==> flow/design.v <==
module alu_top (
    input             clk,
    input      [15:0] a,
    input      [15:0] b,
    input      [2:0]  opcode,
    input      [1:0]  mode,
    output reg [31:0] result,
    output reg        eq
);
    reg [15:0] a_q;
    reg [15:0] b_q;
    reg [2:0]  opcode_q;
    reg [1:0]  mode_q;
    wire [31:0] alu_out;
    wire        alu_eq;
    ALU u_alu (.a(a_q), .b(b_q), .opcode(opcode_q), .mode(mode_q),
               .outALU(alu_out), .eq(alu_eq));
    always @(posedge clk) begin
        a_q      <= a;
        b_q      <= b;
        opcode_q <= opcode;
        mode_q   <= mode;
        result   <= alu_out;
        eq       <= alu_eq;
    end
endmodule

`timescale 1ns / 1ps
module logic_unit(a,b,opcode,outlu,eq);
input [15:0] a;
input [15:0] b;
input [2:0] opcode;
output [31:0] outlu;
output eq;
reg [31:0] outlu;
reg eq;
always@(a,b,opcode)
begin
	case(opcode)
	3'b000: outlu = {16'h0000, (a & b)};
	3'b001: outlu = {16'h0000, (a | b)};
	3'b010: outlu = {16'h0000, (a ^ b)};
	3'b011: outlu = {16'h0000, (~ a)};	
	default outlu = 32'h00000000;
	endcase
end
always@(a,b)
begin
	if( a == b) begin
	eq = 1;
	end
	else begin
	eq = 0;
	end
end
endmodule
`timescale 1ns / 1ps
module arith(a,b,opcode,outau);
input [15:0] a;
input [15:0] b;
input [2:0] opcode;
output [31:0] outau;
reg [31:0] outau;
always@(a,b,opcode)
begin
	case(opcode)
	3'b000: outau = {16'h0000, a + b};
	3'b001: outau = a * b;
	3'b010: if (a > b) begin
		outau = a - b;
		end
		else begin
		outau = b - a;
		end
	3'b011: if (a > b) begin
		outau = (b == 16'h0000) ? 32'hFFFFFFFF : a / b;
		end
		else begin
		outau = (a == 16'h0000) ? 32'hFFFFFFFF : b / a;
		end
	3'b100: outau = a + 1;
	3'b101: outau = a - 1;
	default outau = 32'h00000000;
	endcase
end
endmodule
`timescale 1ns / 1ps
module crypto(a,opcode,outcu);
input [15:0] a;
input [2:0] opcode;
output reg [31:0] outcu;
integer i;
always@(a,opcode)
begin
	outcu = 32'h00000000;
	case(opcode)
    3'b000: outcu = (a>>1) ^ a;
    3'b001: begin
        for (i=0; i<16; i=i+1) begin
        outcu[i] = ^(a>>i);  
    end
    end
	default outcu = 32'h00000000;
	endcase
end   
endmodule
`timescale 1ns / 1ps
module ALU( a, b, opcode, mode, outALU, eq);
input [15:0] a;
input [15:0] b;
input [2:0] opcode;
input [1:0] mode;
output [31:0] outALU;
output  eq;
reg [31:0] outALU;
reg eq;
wire [31:0] outau;
wire [31:0] outlu;
wire [31:0] outcu;
wire teq;
arith a1 (.a(a), .b(b), .opcode(opcode), .outau(outau));
logic_unit l1 (.a(a), .b(b), .opcode(opcode), .outlu(outlu), .eq(teq));
crypto d1 (.a(a),.opcode(opcode), .outcu(outcu));
always@(*)
begin
	if(mode == 2'b00) begin
	outALU = outlu;
	end
	else if (mode == 2'b01) begin
	outALU = outau;
	end
	else if (mode == 2'b10) begin
	outALU = outcu;
	end
	else begin
	outALU = 32'h00000000;
	end
	eq = teq;
end
endmodule
### Tool chain data of alu_top

What the tools print for alu_top, step after step.
Line numbers count from 1 in the design file above.
Cell names lack the library's common part.
Not given: n/a

| inputs | value |
|---|---|
| top | alu_top |
| clock input | clk |
| standard-cell library | sky130hd |
| library corner | tt_025C_1v80 |

### Word-level counts

Counts by Yosys on the flattened word-level netlist (proc, flatten, opt, wreduce; memories kept). Register bits leave out memories and registers merged into their read ports (data or address); mux counts leave out enables and synchronous resets folded into registers. Print and check cells are left out. Cells with the same type and inputs are merged into one.

| bit counts | value |
|---|---|
| flip-flop bits (word level) | 70 |
| output and inout port bits | 33 |
| cells after elaboration | 74 |

| operators by class | value |
|---|---|
| add/subtract/negate cells | 5 |
| $mul | 1 |
| divide/modulo/power cells | 2 |
| magnitude comparators | 1 |
| equal/unequal tests | 8 |
| multiplexer cells | 26 |
| bitwise logic cells | 5 |
| reductions and logical operators | 20 |

Operator list:

| kind | number |
|---|---|
| 16-bit by 16-bit divider with 32-bit output | 2 |
| 16-bit by 16-bit multiplier with 32-bit output | 1 |
| 16-bit XOR reduction | 16 |
| 32-bit parallel mux with 6-bit select | 1 |
| 32-bit two-way mux | 6 |
| 16-bit parallel mux with 4-bit select | 1 |
| 16-bit by 16-bit subtractor with 17-bit output | 2 |
| 16-bit zero test | 2 |
| 1-bit parallel mux with 2-bit select | 16 |
| 16-bit by 1-bit adder with 17-bit output with constant B | 1 |
| 16-bit by 1-bit subtractor with 17-bit output with constant B | 1 |
| 15-bit by 16-bit bitwise XOR with 16-bit output | 1 |
| 16-bit adder | 1 |
| 16-bit > comparator | 1 |
| 16-bit == test | 1 |
| 16-bit bitwise AND | 1 |
| 16-bit OR | 1 |
| 16-bit bitwise XOR | 1 |
| 16-bit inverter | 1 |
| 16-bit two-way mux | 1 |
| 3-bit by 2-bit == test with 1-bit output with constant B | 2 |
| 3-bit == test with constant B | 2 |
| 3-bit by 1-bit == test with 1-bit output with constant B | 1 |
| 3-bit zero test | 1 |
| 2-bit by 1-bit == test with 1-bit output with constant B | 1 |
| 2-bit == test with constant B | 1 |
| 2-bit zero test | 1 |
| 1-bit two-way mux | 1 |

### Depth

Longest topological path by Yosys (ltp), each cell counted once; first at word level (registers and memories cut), then after technology mapping (sequential cells cut; the memories' decode and read muxes count).

| logic depth | value |
|---|---|
| depth after elaboration | 6 |
| ABC_AREA | 1 |
| mapped depth | 691 |
| gate-level depth less buffers | 638 |

### After synthesis

Source: synth_stat.txt of the flow (Yosys; design flattened, memories mapped). It holds for the ABC_AREA given above (unset counts as 0); a run with the other value may have another netlist.
The area totals of this step are shown rounded.

Cells by type:

| type | number | area in all (sq um) |
|---|---|---|
| ha_1 | 592 | 7.41E+03 |
| nand2_1 | 1342 | 5.04E+03 |
| fa_1 | 197 | 3.94E+03 |
| inv_1 | 959 | 3.6E+03 |
| o21ai_0 | 382 | 1.91E+03 |
| a21oi_1 | 370 | 1.85E+03 |
| xor2_1 | 193 | 1.69E+03 |
| dfxtp_1 | 70 | 1.4E+03 |
| nor2_1 | 341 | 1.28E+03 |
| nand3_1 | 241 | 1.21E+03 |
| xnor2_1 | 132 | 1.16E+03 |
| nand2_2 | 106 | 663.136 |
| nand2_4 | 55 | 619.344 |
| nand3_2 | 57 | 570.547 |
| a21o_1 | 53 | 397.882 |
| nor2_4 | 35 | 394.128 |
| nand4_1 | 58 | 362.848 |
| clkbuf_1 | 89 | 334.07 |

Not listed: further types 76, cells in them 623.

| synthesis totals | value |
|---|---|
| standard cells after synthesis | 5895 |
| synthesis area | 38700 sq um |
| sequential part of the area | 1400 sq um |
| mapped flip-flops | 70 |
| buffer cells | 166 |

### Path before layout

Path of least setup slack by OpenSTA after synthesis, without wires, with an ideal clock, recovery checks aside; 20% of the period is set as input and as output delay. Where synthesis merged equal registers, the netlist keeps one of their names.

| timing post-synthesis | value |
|---|---|
| path kind | reg-to-reg |
| from | register a_q[1] |
| to | register result[0] |
| clock period | 90.0 ns |
| time at the first pin | 0.000 ns |
| arrival | 89.504 ns |
| required time | 89.879 ns |
| setup slack | 0.375 ns |
| path delay | 89.625 ns |
| stages on the path | 670 |
| synthesis period reached | 89.625 ns |

"path delay" is the arrival time less input delay plus setup time.
"stages on the path": output pins that drive a net of the path, with the launching flip-flop's if there is one; two outputs of one cell count as two.
"synthesis period reached" is the clock period less the worst setup slack; recovery checks do not enter. This is arithmetic on one report: input and output delays are still those of the set period (20% each).
Between the ends stands the longest chain of elaborated cells between them, by number of cells; it is not shown to be the way that was timed. Of several equally long chains one is given.
Each line given opens the expression or statement behind the cell; cells for indexed reads and writes are added by Yosys, which also makes memories of some case tables.

| on the way, post-synthesis | value |
|---|---|
| path through | dfxtp_1 clkdlybuf4s50_2 inv_1 ha_1 nor2_1 nand3_1 nor2_1 nor2_1 nand2_1 nand2_1 nand2_2 nand2_4 o21ai_2 nand2_4 nor2_8 inv_2 nor2_4 nand2_2 (+634 left out) buf_6 nand2_1 o21ai_1 ha_1 a21oi_1 nor2_1 a211oi_1 nor2_1 a21oi_1 nand2_1 a211oi_1 nand3_2 nor2_1 nand3_1 nand2_1 nand2_1 nand2_1 nand3_2 |
| cells in the longest elaborated chain | 6 |
| elaborated cells on any way between the ends | 15 |

Ends and longest elaborated chain, post-synthesis:

| what | line | RTL |
|---|---|---|
| from (decl) | 10 | `reg [15:0] a_q;` |
| from (assign) | 19 | `a_q      <= a;` |
| 16-bit by 16-bit divider with 32-bit output | 79 | `outau = (a == 16'h0000) ? 32'hFFFFFFFF : b / a;` |
| 32-bit two-way mux | 79 |  |
| 32-bit two-way mux | 75 | `3'b011: if (a > b) begin` |
| 32-bit parallel mux with 6-bit select | 66 | `case(opcode)` |
| 32-bit two-way mux | 129 | `else if (mode == 2'b01) begin` |
| 32-bit two-way mux | 126 | `if(mode == 2'b00) begin` |
| to (assign) | 23 | `result   <= alu_out;` |
| to (decl) | 7 | `output reg [31:0] result,` |

### Path in the finished layout

From the final timing report of run E: the path of least setup slack in the routed layout; clock arrival at registers is part of the times.

| timing after layout | value |
|---|---|
| path kind | reg-to-reg |
| from | register b_q[8] |
| to | register result[0] |
| clock period | 50.3 ns |
| time at the first pin | 0.39 ns |
| arrival | 80.03 ns |
| required time | 50.57 ns |
| setup slack | -29.45 ns |
| stages on the path | 671 |

Between the ends stands the longest chain of elaborated cells between them, by number of cells; it is not shown to be the way that was timed. Of several equally long chains one is given.

| on the way, after layout | value |
|---|---|
| path through | dfxtp_4 clkbuf_16 clkinvlp_4 buf_4 ha_1 a21oi_4 nand2_1 nor2_1 nand2_2 nand2_2 nand2_4 nand2_8 buf_12 nand2_2 o21ai_4 clkbuf_16 nand2_8 nor2_4 (+635 left out) buf_12 nand2_4 o21ai_2 ha_1 a21oi_2 nor2_2 a211oi_2 nor2_1 a21oi_1 nand2_1 a211oi_4 nand3_2 nor2_4 nand3_4 nand2_2 nand2_1 nand2_1 nand3_2 |
| cells in the longest elaborated chain | 6 |
| elaborated cells on any way between the ends | 11 |

Ends and longest elaborated chain, after layout:

| what | line | RTL |
|---|---|---|
| from (decl) | 11 | `reg [15:0] b_q;` |
| from (assign) | 20 | `b_q      <= b;` |
| 16-bit by 16-bit divider with 32-bit output | 79 | `outau = (a == 16'h0000) ? 32'hFFFFFFFF : b / a;` |
| 32-bit two-way mux | 79 |  |
| 32-bit two-way mux | 75 | `3'b011: if (a > b) begin` |
| 32-bit parallel mux with 6-bit select | 66 | `case(opcode)` |
| 32-bit two-way mux | 129 | `else if (mode == 2'b01) begin` |
| 32-bit two-way mux | 126 | `if(mode == 2'b00) begin` |
| to (assign) | 23 | `result   <= alu_out;` |
| to (decl) | 7 | `output reg [31:0] result,` |

## Implementation results

Measured data: module alu_top, platform sky130hd, 6 stored runs of the flow under differing settings, order arbitrary. Input and output delays are each 20% of the period that was set; the output load is 0.01 pF.
"achieved clock period" is the run's clock period less its worst setup slack. It is reckoned from that one timing run; input and output delays stay at 20% of the period that was set.
"allowed time less slack (worst setup path)" is the time allowed to the run's worst setup path (the clock period less input and output delay, where it has them) less its slack. Clock arrival times count: a late capture clock shortens it, a late launch clock lengthens it.
Results are given in rounded form.
Among the settings, n/a means not set for that run.
A result given as n/a is not shown for that run.

| run name | CAP_MARGIN | CELL_PAD_IN_SITES_DETAIL_PLACEMENT | CORE_UTILIZATION | CTS_CLUSTER_DIAMETER | CTS_CLUSTER_SIZE | GPL_ROUTABILITY_DRIVEN | GPL_TIMING_DRIVEN | HOLD_SLACK_MARGIN | MAX_ROUTING_LAYER | SLEW_MARGIN | TNS_END_PERCENT | period_ns | CORE_MARGIN | ABC_AREA | PLACE_DENSITY | CELL_PAD_IN_SITES_GLOBAL_PLACEMENT | PLACE_DENSITY_LB_ADDON | SETUP_SLACK_MARGIN | CORE_ASPECT_RATIO | total negative slack (ns) | utilization after layout | die footprint (sq um) | achieved clock period (ns) | synthesized cell area (sq um) | allowed time less slack (worst setup path) (ns) | worst setup path kind | worst hold slack after layout (ns) | standard-cell area after routing (sq um) | smallest setup slack (ns) |
|---|---|---|---|---|---|---|---|---|---|---|---|---|---|---|---|---|---|---|---|---|---|---|---|---|---|---|---|---|---|
| run A | 0 | 2 | 16 | 339 | 60 | 0 | 0 | 0.23 | met4 | 35 | 45 | 90.0 | 2 | n/a | n/a | n/a | n/a | n/a | n/a | n/a | n/a | n/a | n/a | n/a | n/a | n/a | n/a | n/a | n/a |
| run B | 10 | n/a | 67 | n/a | n/a | n/a | n/a | n/a | n/a | 20 | 5 | 56.3 | 2 | 1 | 0.83 | n/a | n/a | n/a | n/a | n/a | n/a | n/a | n/a | n/a | n/a | n/a | n/a | n/a | n/a |
| run C | 15 | 2 | 65 | 356 | 24 | n/a | 0 | n/a | met4 | 20 | 60 | 50.3 | 4 | 0 | n/a | 2 | 0.0 | 0.66 | n/a | n/a | n/a | n/a | n/a | n/a | n/a | n/a | n/a | n/a | n/a |
| run D | 20 | n/a | 70 | n/a | n/a | 0 | n/a | n/a | n/a | 0 | n/a | 76.5 | 2 | n/a | n/a | n/a | 0.28 | 5.0 | 1.88 | n/a | n/a | n/a | n/a | n/a | n/a | n/a | n/a | n/a | n/a |
| run E | 15 | 0 | 34 | 356 | 40 | n/a | 0 | n/a | n/a | 20 | 60 | 50.3 | 9 | 1 | n/a | 2 | n/a | 0.66 | n/a | -174 | 0.568 | 126000 | 79.754 | 38700 | 79.75 | reg-to-reg | 0.787 | 64000 | -29.5 |
| run F | 15 | 2 | 34 | 356 | 40 | n/a | n/a | n/a | n/a | 20 | 60 | 50.3 | 9 | 1 | n/a | 3 | n/a | 0.66 | n/a | n/a | n/a | n/a | n/a | n/a | n/a | n/a | n/a | n/a | n/a |

Run A: not finished: routing ended with error GRT-0232
Run B: not finished: routing ended with error GRT-0116
Run C: not finished: placement ended with error FLW-0024
Run D: not finished: clock tree synthesis ended with error DPL-0038
Run F: not finished: placement ended with error DPL-0033
